==> flow/design.v <==
module ALU(
    input [31:0] A, B,
    input [2:0] ALUControl,
    output Carry, OverFlow, Zero, Negative,
    output [31:0] Result
);
    wire [31:0] B_inv;
    wire [32:0] Sum_result;
    wire is_sub;
    assign is_sub = (ALUControl == 3'b001);
    assign B_inv = is_sub ? ~B : B;
    assign Sum_result = A + B_inv + is_sub;
    reg [31:0] Result_reg;
    reg Cout_reg, OverFlow_reg;
    always @(*) begin
        Result_reg = 32'h0;
        Cout_reg = 1'b0;
        OverFlow_reg = 1'b0;
        case (ALUControl)
            3'b000: begin  
                Result_reg = Sum_result[31:0];
                Cout_reg = Sum_result[32];
                OverFlow_reg = (A[31] == B[31]) && (Result_reg[31] != A[31]);
            end
            3'b001: begin  
                Result_reg = Sum_result[31:0];
                Cout_reg = Sum_result[32];
                OverFlow_reg = (A[31] != B[31]) && (Result_reg[31] != A[31]);
            end
            3'b010: Result_reg = A & B;    
            3'b011: Result_reg = A | B;    
            3'b100: Result_reg = A ^ B;    
            3'b101: Result_reg = ($signed(A) < $signed(B)) ? 32'b1 : 32'b0;  
            3'b110: Result_reg = A << B[4:0];  
            3'b111: Result_reg = A >> B[4:0];  
            default: Result_reg = 32'h0;
        endcase
    end
    assign Result   = Result_reg;
    assign Zero     = (Result_reg == 32'b0);
    assign Negative = Result_reg[31];
    assign Carry    = Cout_reg;
    assign OverFlow = OverFlow_reg;
endmodule
`timescale 1ns / 1ps
module ALU_ft (
    input              clk,
    input              rst,
    input      [31:0]  A,
    input      [31:0]  B,
    input      [2:0]   ALUControl,
    output reg [31:0]  Result,
    output reg         Zero,
    output reg         Carry,
    output reg         OverFlow,
    output reg         Negative,
    output reg         fault_detected_out
);
    wire [31:0] alu_res;
    wire alu_z, alu_c, alu_v, alu_n;
    ALU u_alu (
        .A(A),
        .B(B),
        .ALUControl(ALUControl),
        .Result(alu_res),
        .Zero(alu_z),
        .Carry(alu_c),
        .OverFlow(alu_v),
        .Negative(alu_n)
    );
    reg [31:0] res_t1;
    reg [31:0] res_t2;
    localparam STAGE1 = 2'b00;
    localparam STAGE2 = 2'b01;
    localparam STAGE3 = 2'b10;
    reg [1:0] state;
    always @(posedge clk or negedge rst) begin
        if (!rst) begin
            state              <= STAGE1;
            fault_detected_out <= 1'b0;
            res_t1             <= 32'b0;
            res_t2             <= 32'b0;
            Result             <= 32'b0;
            Zero               <= 1'b0;
            Carry              <= 1'b0;
            OverFlow           <= 1'b0;
            Negative           <= 1'b0;
        end
        else begin
            case (state)
                STAGE1: begin
                    res_t1 <= alu_res;           
                    fault_detected_out <= 1'b0;
                    state <= STAGE2;
                end
                STAGE2: begin
                    res_t2 <= alu_res;           
                    if (res_t2 == res_t1) begin
                        Result   <= alu_res;
                        Zero     <= alu_z;
                        Carry    <= alu_c;
                        OverFlow <= alu_v;
                        Negative <= alu_n;
                        state    <= STAGE1;
                    end
                    else begin
                        fault_detected_out <= 1'b1;
                        state <= STAGE3;
                    end
                end
                STAGE3: begin
                    Result   <= alu_res;
                    Zero     <= alu_z;
                    Carry    <= alu_c;
                    OverFlow <= alu_v;
                    Negative <= alu_n;
                    state <= STAGE1;
                end
            endcase
        end
    end
endmodule
Step by step through the tools: ALU_ft
Tool output for the design above, in the order of the flow.
Lines are those of the file above, counted from 1.
Operators: Yosys type, input widths -> output width; for muxes data width and select width s.
Library cell names are shortened.
The mark n/a stands for no value.

inputs
  design top = ALU_ft
  clock input = clk
  standard-cell library = sky130hd
  timing corner = tt_025C_1v80

Elaborated design
Source: Yosys, flattened and elaborated, memories not mapped. Widths are those after wreduce. Registers that Yosys merges into a memory's read port (data or address) are not register bits. Print and check cells do not count. Equal cells are merged and count once.

bit counts
  register bits = 103
  bits in latches = 0
  bits in writable memories = 0
  bits in read-only memories = 0
  clocked read ports x word width = 0
  memories = 0
  output and inout bits = 37
  word-level cells = 64

cells by class
  add/subtract/negate cells = 2
  $mul = 0
  divide/modulo/power cells = 0
  $lt $le $gt $ge = 1
  equality and inequality tests = 15
  shift-type cells = 2
  multiplexer cells = 19
  bitwise operators = 4
  reductions and logical operators = 12

operators by type and width
  operator            number
  $pmux 32 s7         1
  $pmux 32 s2         1
  $mux 32             2
  $add 32x32->33      1
  $add 33x1->33       1
  $lt 32x32->1        1
  $eq 32x32->1        1
  $and 32x32->32      1
  $or 32x32->32       1
  $xor 32x32->32      1
  $shl 32x5->32       1
  $shr 32x5->32       1
  $not 32->32         1
  $logic_not 32->1    1
  $eq 3x3->1 const B  4
  $pmux 1 s2          6
  $eq 3x2->1 const B  2
  $reduce_or 6->1     1
  $pmux 2 s3          1
  $mux 1              6
  $ne 2x2->1 const B  2
  $reduce_and 2->1    2
  $reduce_bool 2->1   2
  $eq 3x1->1 const B  1
  $logic_not 3->1     1
  $reduce_bool 3->1   1
  $pmux 1 s3          1
  $ne 1x1->1          2

Other operator kinds: 7; their cells: 8.

Longest topological paths
Longest topological path by Yosys (ltp), each cell counted once; first at word level (registers and memories cut), then after technology mapping (sequential cells cut; the memories' decode and read muxes count).

depth
  depth in word-level cells = 9
  ABC_AREA = 1
  gate-level depth with buffers = 24

Mapped cells and area
Source: synth_stat.txt of the flow (Yosys; design flattened, memories mapped). It holds for the ABC_AREA given above (unset counts as 0); a run with the other value may have another netlist.
Totals and module areas in this step are rounded.

cells by type
  cell type  number  total area (um2)
  dfrtp_1    102     2.55E+03
  nand3_1    402     2011.93
  nand2_1    491     1.84E+03
  ha_1       128     1.6E+03
  inv_1      200     750.72
  nor2_1     149     559.286
  o21ai_0    101     505.485
  xor2_1     40      350.336
  a21oi_1    58      290.278
  xnor2_1    27      236.477
  buf_2      36      180.173
  nand4_1    28      175.168
  nand2_2    25      156.4
  clkbuf_1   35      131.376
  nand3_2    13      130.125
  o21ai_1    19      95.091
  a31oi_1    15      93.84
  nor3_1     18      90.086

Not listed: further types 35, cells in them 132.

synthesis totals
  cells in the netlist = 2019
  chip area (Yosys) = 12700 um2
  mapped flip-flops = 103

Path before layout
OpenSTA on the mapped netlist: ideal clock, no wires. The path of least setup slack (recovery checks aside). Input and output delay are each 20% of the period. Register names are those of the netlist, which keeps one name where synthesis merged equal registers.

path post-synthesis
  path type = input -> register
  start = input port B[1]
  end = register Zero
  clock period = 6000 ps
  setup time = 65 ps
  arrival = 3598 ps
  required time = 5935 ps
  setup slack = 2337 ps
  delay of the path = 2463 ps
  driving pins on the path = 22
  period reached after synthesis = 3663 ps

"delay of the path" is the arrival time less input delay plus setup time.
"driving pins on the path": output pins that drive a net of the path, with the launching flip-flop's if there is one; two outputs of one cell count as two.
"period reached after synthesis" is the clock period less the worst setup slack; recovery checks do not enter. This is arithmetic on one report: input and output delays are still those of the set period (20% each).
The rows between start and end are the longest chain of elaborated cells between them; the timing report does not say that the signal goes this way. Where chains are equally long, one stands for them.
Each line given opens the expression or statement behind the cell; cells for indexed reads and writes are added by Yosys, which also makes memories of some case tables.
At most two assigning lines are given for a register; there are more.

between the ends, post-synthesis
  path through = buf_4 > inv_4 > buf_6 > buf_2 > xor2_1 > inv_1 > fa_1 > inv_1 > nand3_1 > nand3_1 > nand2_1 > nand2_1 > nand2_1 > nand3_1 > a21oi_1 > nor2_1 > nand2_1 > nor2_1 > nand3_1 > nor3_2 > nand2_1 > nand2_1
  cells in the longest elaborated chain = 8
  elaborated cells on any way between the ends = 15
  those cells by class = add/sub (2); compare (1); shift (2); mux (5); logic (4); reduce/logical (1)

ends and longest elaborated chain, post-synthesis
  item              line  text
  start, declared   50    input      [31:0]  B,
  $not 32->32       11    assign B_inv = is_sub ? ~B : B;
  $mux 32           11
  $add 32x32->33    12    assign Sum_result = A + B_inv + is_sub;
  $add 33x1->33     12
  $pmux 32 s7       19    case (ALUControl)
  $logic_not 32->1  40    assign Zero     = (Result_reg == 32'b0);
  $mux 1            98    if (res_t2 == res_t1) begin
  $pmux 1 s2        90    case (state)
  end, assigned     100   Zero     <= alu_z;
  end, assigned     113   Zero     <= alu_z;
  end, declared     53    output reg         Zero,

Worst path after layout
Path of least setup slack in the final report of flow run 1 (OpenROAD, finished layout, wires in). Where an end is a register, its clock arrival counts in the times.
The path's times are printed in steps of 10 ps; the period is the one set.

path after layout
  path type = input -> register
  start = input port B[0]
  end = register Result[28]
  clock period = 8000 ps
  setup time = 100 ps
  arrival = 5390 ps
  required time = 8240 ps
  setup slack = 2850 ps
  driving pins on the path = 17

The rows between start and end are the longest chain of elaborated cells between them; the timing report does not say that the signal goes this way. Where chains are equally long, one stands for them.
At most two assigning lines are given for a register; there are more.

between the ends, after layout
  path through = clkdlybuf4s50_1 > buf_4 > o21ai_2 > inv_1 > fa_1 > inv_1 > nand3_1 > nand3_1 > nand2_1 > nand3_1 > nand3_1 > nand2_1 > xor2_1 > nand2_1 > nand2_1 > inv_1 > o21ai_0
  cells in the longest elaborated chain = 7
  elaborated cells on any way between the ends = 9
  those cells by class = add/sub (2); shift (2); mux (4); logic (1)

ends and longest elaborated chain, after layout
  item             line  text
  start, declared  50    input      [31:0]  B,
  $not 32->32      11    assign B_inv = is_sub ? ~B : B;
  $mux 32          11
  $add 32x32->33   12    assign Sum_result = A + B_inv + is_sub;
  $add 33x1->33    12
  $pmux 32 s7      19    case (ALUControl)
  $mux 32          98    if (res_t2 == res_t1) begin
  $pmux 32 s2      90    case (state)
  end, assigned    99    Result   <= alu_res;
  end, assigned    112   Result   <= alu_res;
  end, declared    52    output reg [31:0]  Result,

Memo
Re: implementation data of ALU_ft

ALU_ft through Yosys and OpenROAD on sky130hd: 3 stored runs, unordered, with their settings and measured results. The constraints put input and output delay at 20% of the set period each and load the outputs with 0.01 pF.
"reached clock period" is the run's clock period less its worst setup slack. It is reckoned from that one timing run; input and output delays stay at 20% of the period that was set.
"worst path time": the worst setup path's part of the clock period (all of it between registers, 20% less for each end at a port) less its slack. A launch clock that arrives late makes it longer, a capture clock that arrives late makes it shorter.
"total power of the final layout" rests on the timing tool's default activity at the inputs, not on a simulated workload.
"worst path time" is known to 10 ps.
The results are shown rounded.
Among the settings, n/a means not set for that run.
Among the results, n/a means that no value is shown for the run.

name                                     flow run 1         flow run 2  flow run 3
ABC_AREA                                 1                  n/a         n/a
CAP_MARGIN                               30                 40          30
CORE_MARGIN                              10                 2           2
CORE_UTILIZATION                         70                 40          25
CTS_CLUSTER_SIZE                         72                 n/a         n/a
GPL_TIMING_DRIVEN                        1                  0           n/a
HOLD_SLACK_MARGIN                        0.03               0.25        n/a
MAX_ROUTING_LAYER                        met4               n/a         n/a
PLACE_DENSITY_LB_ADDON                   0.0                n/a         n/a
SETUP_SLACK_MARGIN                       0.31               n/a         n/a
SLEW_MARGIN                              30                 30          30
period_ns                                8.0                6.0         5.66
CELL_PAD_IN_SITES_GLOBAL_PLACEMENT       n/a                2           n/a
MIN_ROUTING_LAYER                        n/a                met2        n/a
TNS_END_PERCENT                          n/a                25          n/a
chip area after synthesis (Yosys) (um2)  12700              n/a         13200
die size (um2)                           24000              n/a         54700
standard-cell area after layout (um2)    14000              n/a         16200
utilization after layout (%)             78.1               n/a         30.9
worst setup slack after layout (ps)      2850               n/a         233
post-route setup TNS (ps)                0                  n/a         0
post-route worst hold slack (ps)         455                n/a         500
total power of the final layout (mW)     1.69               n/a         2.69
reached clock period (ps)                5149               n/a         5427
worst path time (ps)                     3550               n/a         4300
type of the worst setup path             input -> register  n/a         input -> register

Flow run 2: unfinished; error GRT-0116 in routing
